==> flow/design.v <==
module keypad_encoder_4x4(input [7:0]data,output reg [3:0] encode_data);
  always @(data) begin
    case(data)
      8'h81: encode_data = 4'd0;
      8'h82: encode_data = 4'd1;
      8'h84: encode_data = 4'd2;
      8'h88: encode_data = 4'd3;
      8'h41: encode_data = 4'd4;
      8'h42: encode_data = 4'd5;
      8'h44: encode_data = 4'd6;
      8'h48: encode_data = 4'd7;
      8'h21: encode_data = 4'd8;
      8'h22: encode_data = 4'd9;
      8'h24: encode_data = 4'd10;
      8'h28: encode_data = 4'd11;
      8'h11: encode_data = 4'd12;
      8'h12: encode_data = 4'd13;
      8'h14: encode_data = 4'd14;
      8'h18: encode_data = 4'd15;
      default: encode_data = 4'd0;
  endcase
 end
endmodule
module keypad_scanner #(parameter rows_count=4, 
                        parameter cols_count=4)(input clk, rst, start, input [rows_count-1:0] rows, input ack, 
                                                output reg[cols_count-1:0] cols,output reg[cols_count+rows_count-1:0] data, output reg done);
  typedef enum {scan_rows, detect_row, wait_key_release} States_e;
  States_e state,nextState;
  always_ff @(posedge clk) begin: rst_clk_blk
    if(!rst) begin
      state <= scan_rows;
    end
    else
      state <= nextState;
  end:rst_clk_blk
  always_ff @(posedge clk) begin: Scanning
   if (!rst) begin 
      cols <= '0;
      cols[0] <= 1; 
   end
   else begin
   if(start == 1) begin:start_fsm
    case(state) 
      scan_rows: begin
                     if(rows == 0) begin
                       cols <= {cols[cols_count-2:0],cols[cols_count-1]}; 
                     end
      end
 endcase
   end
  end
  end:Scanning
  always_comb begin
     case(state) 
      scan_rows: begin 
                   data = '0;
                   done = 0;
                 end
      detect_row: begin 
                    if (ack == 0) begin data = {rows,cols};
                                        done = 1;
                                  end
                    else begin data = 0;
                               done = 0;
                  end
                end            
      wait_key_release: begin 
                   data = 0;
                   done = 0;
                 end  
      default: begin 
                   data = 0;
                   done = 0;
                 end  
    endcase
  end
  always_comb begin: state_change
   case(state) 
     scan_rows: begin
                 if(rows != 0 )
                      nextState = detect_row;
                 else
                      nextState = scan_rows;
     end
     detect_row: if(ack == 1) begin
                    nextState = wait_key_release;
                 end
                 else nextState = detect_row;
     wait_key_release: if(rows != 0) nextState = wait_key_release;
                       else          nextState = scan_rows;
     default: nextState = scan_rows;
   endcase
  end:state_change
endmodule
module keypad_controller #(parameter cols_count=4,parameter rows_count=4)(
                           input clk, rst, enable, ack,
                           output [cols_count-1:0] cols,
                           input [rows_count-1:0]rows,
                           output reg [3:0] encode_data,
                           output reg done);
  wire [cols_count+rows_count-1:0] data;
  keypad_scanner kpad_scanner(.clk(clk), .rst(rst), .start(enable), .rows(rows),.cols(cols),.data(data),.ack(ack),.done(done));
  keypad_encoder_4x4 kpad_encode(.data(data),.encode_data(encode_data));
endmodule
module alu #(parameter BCDdigits=2)(           input [3:0]operator,
					       input bit op1_sign,
					       input bit op2_sign,
                                               input [BCDdigits*4-1:0] operand1,operand2,
                                               output reg [BCDdigits*4*2-1:0]result,
                                               output reg sign);
  parameter plus     = 4'd10;
  parameter subtract = 4'd11;
  parameter mul      = 4'd12;
  parameter div      = 4'd13;
  always_comb begin
     sign = 0;
     case(operator) 
        plus: begin
             if(op1_sign == 0 && op2_sign == 0) begin
	     result =  operand1 + operand2;
             sign = 0;
	     end
	     else if(op1_sign == 0 && op2_sign == 1) begin
	     result =  operand1 - operand2;
             sign = 0;
	     end
	     else if(op1_sign == 1 && op2_sign == 0) begin
	       if (operand1 < operand2) begin
	         result =  operand2 - operand1;
                 sign = 0;
	       end
	       else begin
	         result = operand1 - operand2;
	         sign = 1;
	       end
	       end
	     else begin
	     result =  operand1 + operand2;
             sign = 1;
	     end
            end
        subtract: begin
             if(op1_sign == 0 && op2_sign == 0) begin
	      if (operand1 < operand2) begin
               result = operand2 - operand1;
               sign = 1;
             end
             else begin
               result = operand1 - operand2;
               sign = 0;
             end
             end
            else if(op1_sign == 1 && op2_sign == 1) begin
	      if (operand1 < operand2) begin
               result = operand2 - operand1;
               sign = 0;
             end
             else begin
               result = operand1 - operand2;
               sign = 1;
             end
             end
            else if(op1_sign == 0 && op2_sign == 1) begin
	       result = operand1 + operand2;
               sign = 0;
            end
            else begin
	       result = operand1 + operand2;
               sign = 1;
             end
            end
        mul: begin
             if(op1_sign == 0 && op2_sign == 0) begin
	      result =  operand1 * operand2;
              sign = 0;
	     end
	     else if(op1_sign == 0 && op2_sign == 1) begin
	     result =  operand1 * operand2;
             sign = 1;
	     end
	     else if(op1_sign == 1 && op2_sign == 0) begin
	     result =  operand1 * operand2;
             sign = 1;
	     end
	     else begin
	     result =  operand1 * operand2;
             sign = 0;
	     end
            end
        div: begin
               if(operand2 == 0) result = 0;      
               else  begin
             if(op1_sign == 0 && op2_sign == 0) begin
	      result =  operand1 / operand2;
              sign = 0;
	     end
	     else if(op1_sign == 0 && op2_sign == 1) begin
	     result =  operand1 / operand2;
             sign = 1;
	     end
	     else if(op1_sign == 1 && op2_sign == 0) begin
	     result =  operand1 / operand2;
             sign = 1;
	     end
	     else begin
	     result =  operand1 / operand2;
             sign = 0;
	     end
	       end
            end
        default: begin 
	          result = 0;
		  sign = 0;
		 end
      endcase
  end
endmodule
module BCD2binary #(parameter BCDdigits = 4)(input [BCDdigits*4-1:0] bcd,
                                             output reg [BCDdigits*4-1:0] binary);
 always @(bcd)begin
    binary = bcd[15:12]* 10'd1000 + bcd[11:8] * 8'd100 +bcd[7:4] * 8'd10 + bcd[3:0]; 
 end
endmodule
module binary2BCD(input [15:0] binary,
                  output reg [15:0] bcd);
  reg[3:0] digit1,digit2,digit3,digit4;
  integer counter;
  always @(binary) begin
      digit1 = 0;
      digit2 = 0;
      digit3 = 0;
      digit4 = 0;
      counter = 0;
   if(binary <= 16'h270f) begin   
    for (counter = 15; counter >= 0; counter = counter - 1) begin
      if(digit2 >= 5)  digit2 = digit2 + 3;
      if(digit3 >= 5)  digit3 = digit3 + 3;
      if(digit4 >= 5)  digit4 = digit4 + 3;
      digit1 = digit1 << 1;
      digit1[0] = digit2[3];
      digit2 = digit2 << 1;
      digit2[0] = digit3[3];
      digit3 = digit3 << 1;
      digit3[0] = digit4[3];
      digit4 = digit4 << 1;
      digit4[0] = binary[counter];  
    end
   bcd = {digit1,digit2,digit3,digit4};
  end
  else begin
    bcd = {4'h0,4'ha,4'hb,4'hb};
  end
  end
endmodule
`timescale 1 ns / 1 ns
module control_logic #(parameter BCDdigits=2)(input [3:0] data,
                                            input clk, rst, done,
                                            output reg ack,
                                            output reg [BCDdigits*4*2-1:0] display,
                                            output reg sign);
  typedef enum {start, receiveBCDdigits_set1, receiveOperation, receiveBCDdigits_set2, compute_and_continue, ack_BCDdigits_set1, ack_BCDdigits_set2, ack_operation} States_e;
  States_e state,nextState;
  reg [BCDdigits*4-1:0] operand1,operand2;
  reg [3:0] operator;
  reg op1_sign;
  wire [BCDdigits*4*2-1:0] op_bin1,op_bin2;
  wire [BCDdigits*4*2-1:0] op;
  wire op2_sign,alu_sign;
  reg [15:0] alu_op1,alu_op2;    
  reg [31:0] alu_result;
  reg [15:0] condt_result;
  assign condt_result = (alu_result > 32'd9999) ? '1:alu_result[15:0];
  assign op2_sign = '0;
  alu#(.BCDdigits(4)) alu(.operator(operator),.operand1(op_bin1),.operand2(op_bin2),.result(alu_result),.sign(alu_sign),.op1_sign(op1_sign),.op2_sign(op2_sign));  
  BCD2binary bb1(.bcd(alu_op1),.binary(op_bin1));
  BCD2binary bb2(.bcd(alu_op2),.binary(op_bin2));
  binary2BCD b2b(.binary(condt_result),.bcd(op));
  always_ff @(posedge clk) begin: rst_clk_blk
    if(!rst) begin
     state <= start;
    end
    else
      state <= nextState;
  end:rst_clk_blk
 always @(posedge clk) begin:fsm_logic
      case(state)
        start:   begin  ack <= '0;
                   operand1 <= '0;
                   operand2 <= '0;
                   operator <= '0;
                   alu_op1  <= '0;
                   alu_op2  <= '0; 
                   op1_sign <= '0;
                 end
        receiveBCDdigits_set1: begin 
                            ack <= 1;
                            if(data <= 4'd9) begin   
                              operand1 <= {operand1[BCDdigits*4-4-1:0],data};   
                            end
                            sign <= 0;
                           end
        ack_BCDdigits_set1: 
                            begin 
                               ack <= 0;
                               alu_op1 <= operand1;
                               display <= operand1;
                            end
        receiveOperation: begin
                           ack <= 1;
                           operator <= data[3:0];   
                          end
        ack_operation: 
                       begin 
                          ack <= 0;
                       end
        receiveBCDdigits_set2: begin 
                           ack <= 1;
                             operand2 <= {operand2[BCDdigits*4-4-1:0],data};   
                           sign <= 0;
                         end
        ack_BCDdigits_set2: 
                            begin
                              ack <= 0;
			      sign <= 0;
                              display <= operand2;
                              alu_op2 <= operand2;
                            end
        compute_and_continue: begin 
                         ack <= 1;
                         if(data >=4'd9) begin   
                           if(op != 16'habb) alu_op1 <= op;
                           else alu_op1 <= 0;
                           op1_sign <= alu_sign;
                           operand2 <= '0;
                           alu_op2 <= '0;
                           operator <= data[3:0];
                           display <= op; 
			   sign <= alu_sign;
                         end
                   end
        endcase
  end:fsm_logic
  always_comb begin: always_comb_nextstate
    case(state)
         start:           if(done == 1) nextState = receiveBCDdigits_set1;
                          else nextState = start;
        receiveBCDdigits_set1: 
                          if (done == 1) nextState = ack_BCDdigits_set1;
                          else nextState = receiveBCDdigits_set1;
        ack_BCDdigits_set1: 
                         if(done == 1 && data <= 4'd9) 
                           nextState = receiveBCDdigits_set1;
                         else if (done == 1 && data <=4'd13) 
                           nextState = receiveOperation;
                         else if(done ==1)
                           nextState = start;
                         else nextState = ack_BCDdigits_set1;
        receiveOperation:
                          if(done == 1) nextState = ack_operation;
                          else nextState = receiveOperation;
        ack_operation: 
                     if(done==1)
                       nextState = receiveBCDdigits_set2;
                     else nextState = ack_operation;
        receiveBCDdigits_set2:
                          if (done == 1) nextState = ack_BCDdigits_set2;
                          else nextState = receiveBCDdigits_set2;
        ack_BCDdigits_set2:
                         if(done == 1 && data <= 4'd9) 
                           nextState = receiveBCDdigits_set2;
                         else if (done == 1 && data <= 4'd14) 
                           nextState = compute_and_continue;
                         else if(done ==1)
                           nextState = start;
                         else nextState = ack_BCDdigits_set2;
        compute_and_continue: if (data <= 4'd13)
                           nextState = ack_operation;
                         else if (done == 1)
                           nextState = start;
                         else nextState = compute_and_continue;
        default : nextState = start;       
        endcase
  end: always_comb_nextstate
endmodule
module BCD2seg7 (input [3:0] bcd,
                 output reg [7:0]leds);
	always @(bcd)
		case (bcd)      
			4'h0: leds = 8'b0111_1110;
	   		4'h1: leds = 8'b0011_0000;
			4'h2: leds = 8'b0110_1101;
			4'h3: leds = 8'b0111_1001;
			4'h4: leds = 8'b0011_0011;
			4'h5: leds = 8'b0101_1011;
			4'h6: leds = 8'b0101_1111;
			4'h7: leds = 8'b0111_0000;
			4'h8: leds = 8'b0111_1111;
			4'h9: leds = 8'b0111_1011;
			4'ha: leds = 8'b0100_1111;   
			4'hb: leds = 8'b0000_0101;   
			default: leds = 8'b0000_0000;
		endcase
endmodule
module display #(parameter BCDdigits = 2)(input [BCDdigits*4*2-1:0] display_data,
                                          output wire [7:0]seven_seg_data1,seven_seg_data2,seven_seg_data3,seven_seg_data4);
 BCD2seg7 disp1(.bcd(display_data[15:12]),.leds(seven_seg_data1));
 BCD2seg7 disp2(.bcd(display_data[11:8]),.leds(seven_seg_data2));
 BCD2seg7 disp3(.bcd(display_data[7:4]),.leds(seven_seg_data3));
 BCD2seg7 disp4(.bcd(display_data[3:0]),.leds(seven_seg_data4));
endmodule
`timescale 1 ns / 1 ns
module calculator #(parameter BCDdigits = 2,parameter cols_count=4,parameter rows_count=4)(
                                                                                          input clk,rst,start,
                                                                                          output [cols_count-1:0] cols,
                                                                                          input [rows_count-1:0] rows,
                                                                                          output reg [7:0] digit1,digit2,digit3,digit4,
                                                                                          output reg sign);
  wire [BCDdigits*4*2-1:0] display;
  wire [3:0]encode_data;
  wire done,ack;
  keypad_controller kpad_controller(.clk(clk), .rst(rst), .enable(start), .ack(ack),.cols(cols),.rows(rows),.encode_data(encode_data),.done(done));
  control_logic control_logic(.data(encode_data), .clk(clk), .rst(rst), .done(done), .ack(ack), .display(display),.sign(sign));
  display disp(.display_data(display[15:0]),.seven_seg_data1(digit1),.seven_seg_data2(digit2),.seven_seg_data3(digit3),.seven_seg_data4(digit4));
 endmodule
== Step by step through the tools: calculator ==
Tool output for the design above, in the order of the flow.
Lines are those of the file above, counted from 1.
Operators carry their Yosys type and port widths (W data, S select, Z words).
Library cell names are shortened.
A cell with n/a has no value.
Design
  top module: calculator
  clock input: clk
  library: sky130hd
  timing corner: tt_025C_1v80

== Elaborated design ==
Counts by Yosys on the flattened word-level netlist (proc, flatten, opt, wreduce; memories kept). Print and check cells are left out. Cells with the same type and inputs are merged into one.
Memory sizes are those after Yosys's memory passes, which may raise the word count (mostly to a power of two), join words into wider ones and drop unused or constant bits.
Storage and ports
  bits in registers: 139
  ROM bits: 448
  word width x clocked read ports: 28
  memories kept: 4
  input port bits: 7
Operators by class
  add/sub/neg operators: 53
  multiply operators: 7
  div/mod/pow operators: 1
  order comparisons: 51
  eq/ne operators: 31
  multiplexer cells: 144
  reduce/logical cells: 29
Memory list
  (name not given): depth 16, bits a word 7, read ports 1, wr ports 0, RTL line 388  | case (bcd)
  (name not given): depth 16, bits a word 7, read ports 1, wr ports 0, RTL line 388
  (name not given): depth 16, bits a word 7, read ports 1, wr ports 0, RTL line 388
  (name not given): depth 16, bits a word 7, read ports 1, wr ports 0, RTL line 388
Operators with widths (count)
  $div A16 B16 Y32: 1
  $mul A16 B16 Y32: 1
  $mux W32: 9
  $mux W4: 71
  $pmux W32 S8: 1
  $ge A4 B3 Y1 const B: 44
  $pmux W16 S3: 3
  $add A4 B2 Y4 const B: 34
  $eq A32 B3 Y1 const B: 4
  $pmux W32 S4: 1
  $eq A32 B2 Y1 const B: 3
  $mux W16: 6
  $mul A4 B7 Y11 const B: 2
  $mux W3: 27
  $mul A4 B5 Y9 const B: 2
  $eq A32 B1 Y1 const B: 2
  $logic_not A32 Y1: 2
  $pmux W4 S15: 1
  $mul A4 B3 Y7 const B: 2
  $sub A16 B16 Y17: 2
  $add A16 B11 Y16: 2
  $add A16 B4 Y16: 2
  $add A16 B8 Y16: 2
  $gt A32 B14 Y1 const B: 1
  $eq A8 B5 Y1 const B: 4
  $eq A8 B6 Y1 const B: 4
  $eq A8 B7 Y1 const B: 4
  $mux W8: 4
Other operator kinds: 28; their cells: 75.

== Logic depth ==
Yosys ltp: most cells in a row. Word level: on the elaborated netlist, between registers, memories and ports. Mapped: between sequential cells and ports; inverters and the memories' decode and read muxes count.
Depth
  depth after elaboration: 61
  ABC_AREA: 0
  depth in mapped cells: 473
  gate-level depth less buffers: 431

== Mapped cells and area ==
Source: synth_stat.txt of the flow (Yosys; design flattened, memories mapped). It holds for the ABC_AREA given above (unset counts as 0); a run with the other value may have another netlist.
Cell types
  ha_1: count 505, total area 6318.56 sq um
  fa_1: count 114, total area 2.28E+03 sq um
  nor2_1: count 498, total area 1.87E+03 sq um
  edfxtp_1: count 59, total area 1.77E+03 sq um
  nand2_1: count 421, total area 1.58E+03 sq um
  o21a_1: count 205, total area 1.54E+03 sq um
  inv_1: count 349, total area 1.31E+03 sq um
  nor3_1: count 261, total area 1.31E+03 sq um
  a21oi_1: count 258, total area 1.29E+03 sq um
  xnor2_1: count 139, total area 1.22E+03 sq um
  dfxtp_1: count 47, total area 940.902 sq um
  o31ai_1: count 105, total area 788.256 sq um
  o21ai_0: count 142, total area 710.682 sq um
  mux2i_1: count 68, total area 680.653 sq um
  mux2_2: count 56, total area 630.605 sq um
  a21o_1: count 81, total area 608.083 sq um
  nand3_1: count 121, total area 605.581 sq um
  xor2_1: count 64, total area 560.538 sq um
Not listed: further types 132, cells in them 1390.
Synthesis totals
  standard cells after synthesis: 4883
  chip area (Yosys): 36546.3 sq um
  mapped flip-flops: 106
By module: a second synthesis without flattening, with its own total; a netlist apart from the flattened one above.
Unflattened totals
  cells (unflattened synthesis): 6104
  area (unflattened synthesis): 46265.6 sq um
Rows give one instance, submodules left out.
Modules
  alu (BCDdigits=4): times used 1, cells 4579, area 33492.1 sq um
  binary2BCD: times used 1, cells 733, area 4838.4 sq um
  BCD2binary: times used 2, cells 184, area 1636.6 sq um
  control_logic: times used 1, cells 231, area 3125.5 sq um
  BCD2seg7: times used 4, cells 35, area 269.0 sq um
  keypad_scanner: times used 1, cells 36, area 335.3 sq um
  keypad_encoder_4x4: times used 1, cells 17, area 125.1 sq um
  calculator: times used 1, cells 0, area 0.0 sq um
  display: times used 1, cells 0, area 0.0 sq um
  keypad_controller: times used 1, cells 0, area 0.0 sq um

== Worst setup path after synthesis ==
OpenSTA on the mapped netlist: ideal clock, no wires. The path of least setup slack (recovery checks aside). Input and output delay are each 20% of the period. Register names are those of the netlist, which keeps one name where synthesis merged equal registers.
Timing post-synthesis
  path kind: register to register
  start point: reg control_logic.alu_op2[6]
  end point: reg (no name shown)
  clock period: 85.0 ns
  library setup time: 0.070 ns
  launch time at the first pin: 0.000 ns
  data arrival time: 86.046 ns
  required time: 84.930 ns
  path slack: -1.116 ns
  path delay: 86.116 ns
  stages: 443
  buffers on the path: 44
  period reached after synthesis: 86.116 ns
"path delay" = arrival - input delay + setup time.
"stages": output pins that drive a net of the path, with the launching flip-flop's if there is one; two outputs of one cell count as two.
"period reached after synthesis" is the clock period less the worst setup slack; recovery checks do not enter. This is arithmetic on one report: input and output delays are still those of the set period (20% each).
At most two assigning lines are given for a register; there are more.
On the way, post-synthesis
  path through: edfxtp_1 -> ha_1 -> inv_1 -> fa_1 -> inv_1 -> ha_1 -> fa_1 -> inv_1 -> nand2_1 -> nor3_1 -> ha_1 -> o21a_1 -> o22ai_1 -> o311ai_1 -> and3_1 -> ha_1 -> a21o_1 -> a21oi_1 -> (+407 left out) -> a21oi_1 -> nor2b_1 -> o21ai_0 -> nand2b_1 -> a21oi_1 -> o2111ai_1 -> a2111oi_0 -> nand4_1 -> a2111oi_0 -> nand4_1 -> o31a_1 -> and2_1 -> a211oi_1 -> o21a_1 -> inv_1 -> ha_1 -> o21a_1 -> a21oi_1
  elaborated cells on any way between the ends: 82
Ends and longest elaborated chain, post-synthesis
  start, declared: RTL line 269  | reg [15:0] alu_op1,alu_op2;
  start, assigned: RTL line 292  | alu_op2  <= '0;
  start, assigned: RTL line 326  | alu_op2 <= operand2;
Chain of elaborated cells between the ends: none given.

== Timing after layout ==
From the final timing report of run 1: the path of least setup slack in the routed layout; clock arrival at registers is part of the times.
Timing after layout
  path kind: register to register
  start point: reg control_logic.alu_op2[4]
  end point: reg (no name shown)
  clock period: 86.0 ns
  library setup time: 0.06 ns
  launch time at the first pin: 0.37 ns
  data arrival time: 78.32 ns
  required time: 86.32 ns
  path slack: 7.99 ns
  stages: 412
  buffers on the path: 6
At most two assigning lines are given for a register; there are more.
On the way, after layout
  path through: edfxtp_1 -> ha_1 -> inv_1 -> fa_1 -> inv_1 -> ha_2 -> fa_2 -> and2_4 -> a21oi_4 -> nor2_4 -> nand2_4 -> nor3_2 -> ha_2 -> or3_4 -> o22a_4 -> mux2i_4 -> and3_4 -> ha_4 -> (+376 left out) -> nor2b_1 -> o21ai_1 -> nand2b_1 -> a21oi_1 -> o2111ai_1 -> a2111oi_1 -> nand4_1 -> a2111oi_2 -> nand4_1 -> o31a_4 -> and2_4 -> a211oi_4 -> o21a_2 -> inv_1 -> ha_1 -> mux2i_1 -> nand2b_1 -> o21ai_1
  elaborated cells on any way between the ends: 82
Ends and longest elaborated chain, after layout
  start, declared: RTL line 269  | reg [15:0] alu_op1,alu_op2;
  start, assigned: RTL line 292  | alu_op2  <= '0;
  start, assigned: RTL line 326  | alu_op2 <= operand2;
Chain of elaborated cells between the ends: none given.

==> runs of calculator <==
Record of 4 stored runs of the RTL-to-layout flow on calculator, platform sky130hd. The runs are unordered. Constraints: input delay and output delay 20% of the set period each, output load 0.01 pF.
"achieved clock period (ns)" means the clock period less the worst setup slack. The figure is calculated, with input and output delays left at 20% of the set period.
By "worst setup path time (ns)" is meant the share of the clock period that the worst setup path is allowed (20% is reserved at inputs, 20% at outputs), minus its slack. Clock arrival times at its registers enter into it.

settings of run 1
{
  "ABC_AREA": 0,
  "CAP_MARGIN": 25,
  "CELL_PAD_IN_SITES_DETAIL_PLACEMENT": 1,
  "CELL_PAD_IN_SITES_GLOBAL_PLACEMENT": 3,
  "CORE_ASPECT_RATIO": 1.6,
  "CORE_UTILIZATION": 40,
  "CTS_CLUSTER_DIAMETER": 220,
  "HOLD_SLACK_MARGIN": -0.06,
  "MAX_ROUTING_LAYER": "met4",
  "SETUP_SLACK_MARGIN": 5.0,
  "SLEW_MARGIN": 25,
  "TNS_END_PERCENT": 10,
  "period_ns": 86.0,
  "CORE_MARGIN": 2
}
report of run 1
yosys chip area after synthesis (um^2): 36546.3
finish__design__die__area: 93867.1
finish__design__instance__area__stdcell: 43309.0
finish__design__instance__utilization: 0.4773
finish__timing__setup__ws: 7.994
finish__timing__setup__tns: 0.000
finish__timing__hold__ws: 0.517
achieved clock period (ns): 78.006
worst setup path time (ns): 78.01
worst setup path kind: register to register

settings of run 2
{
  "ABC_AREA": 0,
  "CAP_MARGIN": 20,
  "CELL_PAD_IN_SITES_GLOBAL_PLACEMENT": 1,
  "CORE_ASPECT_RATIO": 1.14,
  "CORE_UTILIZATION": 36,
  "CTS_CLUSTER_DIAMETER": 235,
  "CTS_CLUSTER_SIZE": 63,
  "GPL_ROUTABILITY_DRIVEN": 1,
  "MAX_ROUTING_LAYER": "met4",
  "SLEW_MARGIN": 25,
  "TNS_END_PERCENT": 10,
  "period_ns": 140.0,
  "CORE_MARGIN": 2
}
report of run 2
yosys chip area after synthesis (um^2): 36546.3
finish__design__die__area: 104088.0
finish__design__instance__area__stdcell: 38784.7
finish__design__instance__utilization: 0.3858
finish__timing__setup__ws: 42.108
finish__timing__setup__tns: 0.000
finish__timing__hold__ws: 0.516
achieved clock period (ns): 97.892
worst setup path time (ns): 97.89
worst setup path kind: register to register

settings of run 3
{
  "CELL_PAD_IN_SITES_DETAIL_PLACEMENT": 1,
  "CORE_MARGIN": 10,
  "CORE_UTILIZATION": 48,
  "GPL_TIMING_DRIVEN": 0,
  "PLACE_DENSITY_LB_ADDON": 0.24,
  "SETUP_SLACK_MARGIN": 5.0,
  "period_ns": 84.6,
  "CAP_MARGIN": 20,
  "SLEW_MARGIN": 20
}
report of run 3: did not finish, route, GRT-0232

settings of run 4
{
  "ABC_AREA": 1,
  "CORE_MARGIN": 8,
  "CORE_UTILIZATION": 24,
  "CTS_CLUSTER_DIAMETER": 139,
  "CTS_CLUSTER_SIZE": 97,
  "GPL_ROUTABILITY_DRIVEN": 0,
  "GPL_TIMING_DRIVEN": 1,
  "MAX_ROUTING_LAYER": "met5",
  "PLACE_DENSITY_LB_ADDON": 0.04,
  "SETUP_SLACK_MARGIN": -2.0,
  "TNS_END_PERCENT": 85,
  "period_ns": 47.7,
  "CAP_MARGIN": 20,
  "SLEW_MARGIN": 20
}
report of run 4
yosys chip area after synthesis (um^2): 42060.3
finish__design__die__area: 188903.0
finish__design__instance__area__stdcell: 68217.9
finish__design__instance__utilization: 0.3920
finish__timing__setup__ws: -6.031
finish__timing__setup__tns: -333.382
finish__timing__hold__ws: 0.471
achieved clock period (ns): 53.731
worst setup path time (ns): 53.73
worst setup path kind: register to register
